==> flow/design.v <==
module alu #(
    parameter INST_W = 4,
    parameter INT_W  = 6,
    parameter FRAC_W = 10,
    parameter DATA_W = INT_W + FRAC_W
)(
    input                      i_clk,
    input                      i_rst_n,
    input                      i_in_valid,
    output                     o_busy,
    input         [INST_W-1:0] i_inst,
    input  signed [DATA_W-1:0] i_data_a,
    input  signed [DATA_W-1:0] i_data_b,
    output                     o_out_valid,
    output        [DATA_W-1:0] o_data
);
localparam SADD = 4'd0;  
localparam SSUB = 4'd1;  
localparam SMUL = 4'd2;  
localparam SACC = 4'd3;  
localparam SOFT = 4'd4;  
localparam XOR = 4'd5;   
localparam ARSH = 4'd6;  
localparam LROT = 4'd7;  
localparam CLZ = 4'd8;   
localparam RM4 = 4'd9;   
localparam MEM_H = 16;   
integer i;
localparam RANGE1 = 6'b100000;
localparam RANGE2 = 6'b010000;
localparam RANGE3 = 6'b001000;
localparam RANGE4 = 6'b000100;
localparam RANGE5 = 6'b000010;
localparam RANGE6 = 6'b000001;
localparam WAIT = 1'b0;
localparam EXE = 1'b1;
reg signed [DATA_W-1:0] comb_result; 
reg [DATA_W-1:0] rot_result; 
reg [DATA_W-1:0] add_sub_result;
reg signed [DATA_W+3:0] acc_result20;
reg signed [DATA_W-1:0] acc_result;
reg signed [DATA_W:0] add_sub_result17;
reg [DATA_W-1:0] arsh_result;
reg [2*DATA_W-1:0] lrot_base;
reg [DATA_W-1:0] lrot_result;
reg [4:0] clz_result;
reg [12:0] rm4_result;
reg [7:0] clz8;
reg [3:0] clz4;
wire [5:0] soft_range;
reg signed [DATA_W-1:0] soft_result;
reg [DATA_W-1:0] o_data_buffer;
reg busy_buffer;
reg ovalid_buffer;
reg [INST_W-1:0] inst_buffer;
reg signed [DATA_W-1:0] data_a_buffer;
reg signed [DATA_W-1:0] data_b_buffer;
reg signed [DATA_W+3:0] acc_mem [MEM_H-1:0];     
reg cs, ns;
always @(posedge i_clk or negedge i_rst_n) begin
    if(!i_rst_n) begin
        for (i=0; i<16; i=i+1) begin
            acc_mem[i] <= 20'd0;
        end
    end
    else if (inst_buffer == SACC)begin
        acc_mem[data_a_buffer[3:0]] <= acc_result20;
    end
end
always @(posedge i_clk or negedge i_rst_n) begin
    if(!i_rst_n) begin
        cs <= WAIT;
    end
    else begin
        cs <= ns;
    end
end
always @(*) begin
    if (cs == WAIT) begin
        ns = (i_in_valid) ? EXE : WAIT;
    end
    else begin
        ns = WAIT;
    end
end
always @(posedge i_clk or negedge i_rst_n) begin
    if(!i_rst_n) begin
        busy_buffer <= 1'b0;
        ovalid_buffer <= 1'b0;
        inst_buffer <= 4'd0;
        o_data_buffer <= 16'd0;
        data_a_buffer <= 16'd0;
        data_b_buffer <= 16'd0;
    end
    else begin
        inst_buffer <= i_inst;
        o_data_buffer <= comb_result;
        data_a_buffer <= i_data_a;
        data_b_buffer <= i_data_b;
        if (cs == WAIT) begin
            busy_buffer <= (i_in_valid) ? 1'b1 : 1'b0;
            ovalid_buffer <= 1'b0;
        end
        else begin
            busy_buffer <= 1'b0;
            ovalid_buffer <= 1'b1;
        end
    end
end
assign o_data = o_data_buffer;
assign o_out_valid = ovalid_buffer;
assign o_busy = busy_buffer;
assign soft_range[5] = data_a_buffer >= 16'sh0800;                                      
assign soft_range[4] = (data_a_buffer >= 16'sh0000) && (data_a_buffer < 16'sh0800);     
assign soft_range[3] = (data_a_buffer >= 16'shfc00) && (data_a_buffer < 16'sh0000);     
assign soft_range[2] = (data_a_buffer >= 16'shf800) && (data_a_buffer < 16'shfc00);     
assign soft_range[1] = (data_a_buffer >= 16'shf400) && (data_a_buffer < 16'shf800);     
assign soft_range[0] = (data_a_buffer < 16'shf400);                                     
always @(*) begin
    comb_result = 16'd0;
    case(inst_buffer)
        SADD : begin
            comb_result = add_sub_result;
        end
        SSUB : begin
            comb_result = add_sub_result;
        end 
        SMUL : begin
            comb_result = S_mul(data_a_buffer, data_b_buffer);
        end
        SACC : begin
            comb_result = acc_result;
        end
        SOFT : begin
            comb_result = soft_result;
        end
        XOR : begin
            comb_result = data_a_buffer ^ data_b_buffer;
        end
        ARSH : begin
            comb_result = arsh_result;
        end
        LROT : begin
            comb_result = lrot_result;
        end
        CLZ : begin
            comb_result = (clz_result[4]) ? 16'h0010 : {12'b0, clz_result[3:0]};
        end
        RM4 : begin
            comb_result = {3'd0,rm4_result};
        end
    endcase
end
always @(*) begin
    acc_result20 = (acc_mem[data_a_buffer[3:0]] + data_b_buffer);
    if (acc_result20 > 20'sh07fff) begin
        acc_result = 16'h7fff;
    end
    else if (acc_result20 < 20'shf8000) begin
        acc_result = 16'h8000;
    end
    else begin
        acc_result = acc_result20[DATA_W-1:0];
    end
end
always @(*) begin
    add_sub_result17 = (inst_buffer[0]) ? (data_a_buffer - data_b_buffer) : (data_a_buffer + data_b_buffer);
    if (!add_sub_result17[DATA_W]) begin  
        add_sub_result = (add_sub_result17 > 17'sh07fff) ? 16'h7fff : add_sub_result17[DATA_W-1:0];  
    end
    else begin   
        add_sub_result = (add_sub_result17 < 17'sh18000) ? 16'h8000 : add_sub_result17[DATA_W-1:0];
    end
end
always @(*) begin
    soft_result = 16'd0;
    case (soft_range)
        RANGE1 : begin               
            soft_result = data_a_buffer;                                                                     
        end 
        RANGE2 : begin                           
            soft_result = dev3($signed({data_a_buffer, 1'b0}) + 18'sh00800);     
        end
        RANGE3 : begin
            soft_result = dev3($signed(({data_a_buffer[DATA_W-1], data_a_buffer})) + 18'sh00800);          
        end
        RANGE4 : begin
            soft_result = dev9($signed({data_a_buffer, 1'b0}) + 18'sh01400);     
        end
        RANGE5 : begin
            soft_result = dev9($signed({data_a_buffer[DATA_W-1], data_a_buffer}) + 18'sh00c00);          
        end
        RANGE6 : begin
            soft_result = 16'd0;                                                                     
        end
    endcase
end
always @(*) begin
    arsh_result = data_a_buffer >>> data_b_buffer[4:0];
end
always @(*) begin
    lrot_base = {2{data_a_buffer}};
    lrot_result = lrot_base[(5'd16-data_b_buffer[4:0])+:DATA_W];
end
always @(*) begin
    clz_result[4] = (~|data_a_buffer);
    clz_result[3] = (~|data_a_buffer[15:8]);
    clz8 = (clz_result[3]) ? data_a_buffer[7:0] : data_a_buffer[15:8];
    clz_result[2] = (~|clz8[7:4]);
    clz4 = (clz_result[2]) ? clz8[3:0] : clz8[7:4];
    clz_result[1] = (~|clz4[3:2]);
    clz_result[0] = (clz_result[1]) ? ~clz4[1] : ~clz4[3];
end
always @(*) begin
    for (i=0; i<13; i=i+1) begin
        rm4_result[i] = data_a_buffer[i+:4] == data_b_buffer[(15-i)-:4];
    end
end
function automatic [DATA_W-1:0] S_mul;
    input signed [DATA_W-1:0] data_a;
    input signed [DATA_W-1:0] data_b;
    reg signed [2*DATA_W-1:0] mul_result;
    begin
        mul_result = data_a * data_b;
        if (!mul_result[2*DATA_W-1]) begin
            if (mul_result > 32'sh01fffc00) begin
                S_mul = 16'h7fff;  
            end
            else begin
                S_mul = (mul_result[9]) ? mul_result[25:10] + 16'sd1 : mul_result[25:10];   
            end
        end
        else begin
            if (mul_result < 32'shfe000000) begin
                S_mul = 16'h8000;   
            end
            else begin
                S_mul = (mul_result[9]) ? mul_result[25:10] + 16'sd1 : mul_result[25:10];   
            end
        end
    end
endfunction
localparam EXT_BIT = 10;
function automatic [DATA_W-1:0] dev3;
    input signed [17:0] devident;        
    reg signed [EXT_BIT+17:0] ext_devident;
    reg signed [EXT_BIT+17:0] Q0;
    reg signed [EXT_BIT+17:0] Q1;
    reg signed [EXT_BIT+17:0] Q2;
    reg signed [EXT_BIT+17:0] Q3, Q3_plus1;
    begin
        ext_devident = {devident, 10'b0};            
        Q0 = ((ext_devident >> 2) + ext_devident) >> 2;
        Q1 = (Q0 + ext_devident) >> 1;
        Q2 = ((Q1 >> 6) + Q1);
        Q3 = ((Q2 >> 12) + Q2) >> 1;
        Q3_plus1 = Q3 + $signed({18'h00001,10'b0});   
        dev3 = (Q3[EXT_BIT-1]) ? Q3_plus1[EXT_BIT+15:EXT_BIT] : Q3[EXT_BIT+15:EXT_BIT];
    end
endfunction
function automatic [DATA_W-1:0] dev9;
    input signed [17:0] devident;
    reg signed [EXT_BIT+17:0] ext_devident;
    reg signed [EXT_BIT+17:0] Q0;
    reg signed [EXT_BIT+17:0] Q1;
    reg signed [EXT_BIT+17:0] Q2;
    reg signed [EXT_BIT+17:0] Q3, Q3_plus1;
    begin
        ext_devident = {devident, 10'b0};    
        Q0 = ((ext_devident >> 1) + ext_devident) >> 1;
        Q1 = (Q0 + ext_devident) >> 1;
        Q2 = ((Q1 >> 6) + Q1);
        Q3 = ((Q2 >> 12) + Q2) >> 3;
        Q3_plus1 = Q3 + $signed({18'h00001,10'b0});   
        dev9 = (Q3[EXT_BIT-1]) ? Q3_plus1[EXT_BIT+15:EXT_BIT] : Q3[EXT_BIT+15:EXT_BIT];
    end
endfunction
endmodule
* Step by step through the tools: alu
The steps from the RTL of alu to its reports follow in flow order.
Line numbers count from 1 in the design file above.
Library cell names are shortened.
A cell with -- has no value.
- Design top :: alu
- Clock port :: i_clk
- Cell library :: sky130hd
- Timing corner :: tt_025C_1v80

* After elaboration
Source: Yosys, flattened and elaborated. Widths are those after wreduce. Registers that Yosys merges into a memory's read port (data or address) are not register bits. Print and check cells do not count.
- Add/sub/neg operators :: 29
- Multipliers :: 1
- Order comparisons :: 16
- Equal/unequal tests :: 42
- Shift-type cells :: 2
- Mux-type cells :: 24
- Bitwise operators :: 3
- Reductions and logical operators :: 30
** Operators by type and width (number)
- 16-bit by 16-bit multiplier with 32-bit output :: 1
- 20-bit parallel mux with 16-bit select :: 1
- 16-bit two-way mux :: 13
- 16-bit parallel mux with 9-bit select :: 1
- 21-bit by 27-bit adder with 28-bit output :: 4
- 16-bit parallel mux with 5-bit select :: 1
- 17-bit by 28-bit adder with 28-bit output :: 2
- 27-bit by 27-bit adder with 28-bit output :: 2
- 27-bit by 28-bit adder with 28-bit output :: 2
- 28-bit by 27-bit adder with 28-bit output :: 2
- 28-bit adder :: 2
- 17-bit by 27-bit adder with 27-bit output :: 2
- 25-bit by 11-bit adder with 26-bit output with constant B :: 2
- 26-bit by 11-bit adder with 26-bit output with constant B :: 2
- 4-bit == test :: 13
- 4-bit == test with constant B :: 10
- 16-bit by 13-bit adder with 17-bit output with constant B :: 2
- 16-bit by 13-bit >= comparator with 1-bit output with constant B :: 2
- 16-bit by 13-bit less-than comparator with 1-bit output with constant B :: 2
- 2-bit AND reduction :: 16
- 32-bit by 26-bit greater-than comparator with 1-bit output with constant B :: 1
- 32-bit by 26-bit less-than comparator with 1-bit output with constant B :: 1
- 32-bit by 6-bit indexed select with 16-bit output :: 1
- 4-bit by 3-bit == test with 1-bit output with constant B :: 8
- 20-bit by 16-bit adder with 20-bit output :: 1
- 20-bit by 16-bit greater-than comparator with 1-bit output with constant B :: 1
- 20-bit by 16-bit less-than comparator with 1-bit output with constant B :: 1
- 17-bit by 13-bit adder with 18-bit output with constant B :: 1
Other operator kinds: 35; their cells: 50.
- Register bits after elaboration :: 374
- Input bits :: 39
- Output and inout port bits :: 18
- Elaborated cells :: 169

* Depth
Longest topological path by Yosys (ltp), each cell counted once; first at word level (registers and memories cut), then after technology mapping (sequential cells cut; the memories' decode and read muxes count).
- Depth after elaboration :: 9
- ABC_AREA :: 1
- Depth in mapped cells :: 64
- Mapped depth without buffers :: 63

* After synthesis
Yosys stat after the flow's synthesis: flattened, memories mapped to cells. It holds for the ABC_AREA given above (unset counts as 0); a run with the other value may have another netlist.
** Cells by type
- dfrtp_1 :: number 374, area in all 9.36E+03 µm²
- nand2_1 :: number 1510, area in all 5.67E+03 µm²
- fa_1 :: number 270, area in all 5.41E+03 µm²
- ha_1 :: number 409, area in all 5.12E+03 µm²
- inv_1 :: number 916, area in all 3.44E+03 µm²
- o21ai_0 :: number 502, area in all 2512.41 µm²
- a21oi_1 :: number 333, area in all 1.67E+03 µm²
- xor2_1 :: number 183, area in all 1.6E+03 µm²
- nor2_1 :: number 305, area in all 1.14E+03 µm²
- nand3_1 :: number 212, area in all 1.06E+03 µm²
- xnor2_1 :: number 80, area in all 700.672 µm²
- clkbuf_1 :: number 155, area in all 581.808 µm²
- nand4_1 :: number 71, area in all 444.176 µm²
- a221oi_1 :: number 46, area in all 402.886 µm²
- a22o_1 :: number 29, area in all 253.994 µm²
- o21bai_1 :: number 31, area in all 232.723 µm²
- nor3_1 :: number 46, area in all 230.221 µm²
- nand2_2 :: number 34, area in all 212.704 µm²
Other cell types: 58; their cells: 383.
- Cells in the netlist :: 5889
- Chip area (Yosys) :: 42826.1 µm²
- Area of sequential cells :: 9359.0 µm²
- Flip-flops :: 374
- Buffer cells :: 171

* Worst setup path after synthesis
Path of least setup slack by OpenSTA after synthesis, without wires, with an ideal clock, recovery checks aside; 20% of the period is set as input and as output delay. Where synthesis merged equal registers, the netlist keeps one of their names.
- Path type :: flip-flop to flip-flop
- Start point :: reg data_a_buffer[1]
- End point :: reg o_data_buffer[12]
- Clock period :: 11.0 ns
- Setup time :: 0.117 ns
- Time at the first pin :: 0.000 ns
- Arrival :: 7.907 ns
- Data required time :: 10.883 ns
- Setup slack :: 2.976 ns
- Path delay :: 8.024 ns
- Stages on the path :: 56
- Path buffers :: 1
- Synthesis period reached :: 8.024 ns
"path delay" = arrival - input delay + setup time.
"stages on the path": output pins that drive a net of the path, with the launching flip-flop's if there is one; two outputs of one cell count as two.
"synthesis period reached" is the clock period less the worst setup slack; recovery checks do not enter. This is arithmetic on one report: input and output delays are still those of the set period (20% each).
- Cells stage by stage :: dfrtp_1 > clkbuf_1 > inv_1 > ha_1 > nand3_1 > nand2_1 > a21oi_1 > o21bai_1 > a21oi_1 > o21bai_1 > a21oi_1 > o21ai_0 > a21oi_1 > o21ai_0 > xnor2_1 > inv_1 > ha_1 > nand2_1 > [... 20 more ...] > nand2_1 > nand3_1 > nand2_1 > xor2_1 > ha_1 > nand2_1 > nor2_1 > nand3_1 > nor2_1 > nand2_1 > nor2_1 > nand4_1 > nand3_1 > nand3_1 > a21oi_1 > nand2_1 > nand2_1 > nand2_1
** RTL lines, path post-synthesis
- start: declaration :: RTL line 56 : reg signed [DATA_W-1:0] data_a_buffer;
- start: assignment :: RTL line 92 : data_a_buffer <= 16'd0;
- start: assignment :: RTL line 98 : data_a_buffer <= i_data_a;
- end: assignment :: RTL line 91 : o_data_buffer <= 16'd0;
- end: assignment :: RTL line 97 : o_data_buffer <= comb_result;
- end: declaration :: RTL line 52 : reg [DATA_W-1:0] o_data_buffer;
Chain of elaborated cells between the ends: none given.

* Worst path after layout
From the final timing report of entry A: the path of least setup slack in the routed layout; clock arrival at registers is part of the times.
- Path type :: flip-flop to flip-flop
- Start point :: reg data_a_buffer[3]
- End point :: reg o_data_buffer[11]
- Clock period :: 7.58 ns
- Setup time :: 0.12 ns
- Time at the first pin :: 0.65 ns
- Arrival :: 8.97 ns
- Data required time :: 8.08 ns
- Setup slack :: -0.88 ns
- Stages on the path :: 59
- Path buffers :: 5
- Cells stage by stage :: dfrtp_4 > buf_12 > buf_12 > clkinvlp_4 > ha_4 > a21oi_2 > nand2_1 > a21oi_1 > o21bai_1 > a21oi_2 > o21bai_2 > buf_4 > buf_4 > xnor2_1 > inv_1 > ha_4 > nand2_1 > inv_1 > [... 23 more ...] > o21ai_1 > nand2_2 > nand2_2 > nand2_4 > a21oi_4 > a21oi_4 > buf_6 > nand4_1 > nor2_2 > nand2_2 > nor2_4 > nand2_1 > nand2_1 > o22ai_2 > nor2_1 > nand3_1 > nand2_2 > nand2_2
** RTL lines, path after layout
- start: declaration :: RTL line 56 : reg signed [DATA_W-1:0] data_a_buffer;
- start: assignment :: RTL line 92 : data_a_buffer <= 16'd0;
- start: assignment :: RTL line 98 : data_a_buffer <= i_data_a;
- end: assignment :: RTL line 91 : o_data_buffer <= 16'd0;
- end: assignment :: RTL line 97 : o_data_buffer <= comb_result;
- end: declaration :: RTL line 52 : reg [DATA_W-1:0] o_data_buffer;
Chain of elaborated cells between the ends: none given.

Lab notebook: alu

Record of 3 stored runs of the RTL-to-layout flow on alu, platform sky130hd. The runs are unordered. Constraints: input delay and output delay 20% of the set period each, output load 0.01 pF.
"allowed time less slack (worst setup path)" = time allowed to the worst setup path (clock period - input delay - output delay, where it has them) - its slack; a late launch clock adds to it, a late capture clock takes from it.

** Entry A
- Settings :: ABC_AREA=1; CAP_MARGIN=5; CORE_ASPECT_RATIO=1.43; CORE_MARGIN=8; CORE_UTILIZATION=33; CTS_CLUSTER_DIAMETER=335; GPL_ROUTABILITY_DRIVEN=0; GPL_TIMING_DRIVEN=0; MAX_ROUTING_LAYER=met5; MIN_ROUTING_LAYER=met1; PLACE_DENSITY_LB_ADDON=0.27; TNS_END_PERCENT=40; period_ns=7.58; SLEW_MARGIN=20
- Die footprint :: 141,744.0 µm²
- Synthesis area :: 42,826.1 µm²
- Standard-cell area of the final layout :: 53,647.7 µm²
- Lowest setup slack :: -0.883 ns
- Worst hold slack in the final report :: 0.408 ns
- Allowed time less slack (worst setup path) :: 8.46 ns
- Critical path type :: flip-flop to flip-flop

** Entry B
- Settings :: CELL_PAD_IN_SITES_DETAIL_PLACEMENT=0; CORE_ASPECT_RATIO=0.76; CORE_UTILIZATION=38; SETUP_SLACK_MARGIN=-0.18; TNS_END_PERCENT=75; period_ns=15.8; CAP_MARGIN=20; CORE_MARGIN=2; SLEW_MARGIN=20
- Die footprint :: 110,975.0 µm²
- Synthesis area :: 41,154.5 µm²
- Standard-cell area of the final layout :: 44,974.4 µm²
- Lowest setup slack :: 3.976 ns
- Worst hold slack in the final report :: 0.401 ns
- Allowed time less slack (worst setup path) :: 11.82 ns
- Critical path type :: flip-flop to flip-flop

** Entry C
- Settings :: CORE_UTILIZATION=68; period_ns=10.5; CAP_MARGIN=20; CORE_MARGIN=2; SLEW_MARGIN=20
- Die footprint :: 62,505.0 µm²
- Synthesis area :: 41,154.5 µm²
- Standard-cell area of the final layout :: 44,540.2 µm²
- Lowest setup slack :: 0.383 ns
- Worst hold slack in the final report :: 0.409 ns
- Allowed time less slack (worst setup path) :: 10.12 ns
- Critical path type :: flip-flop to flip-flop
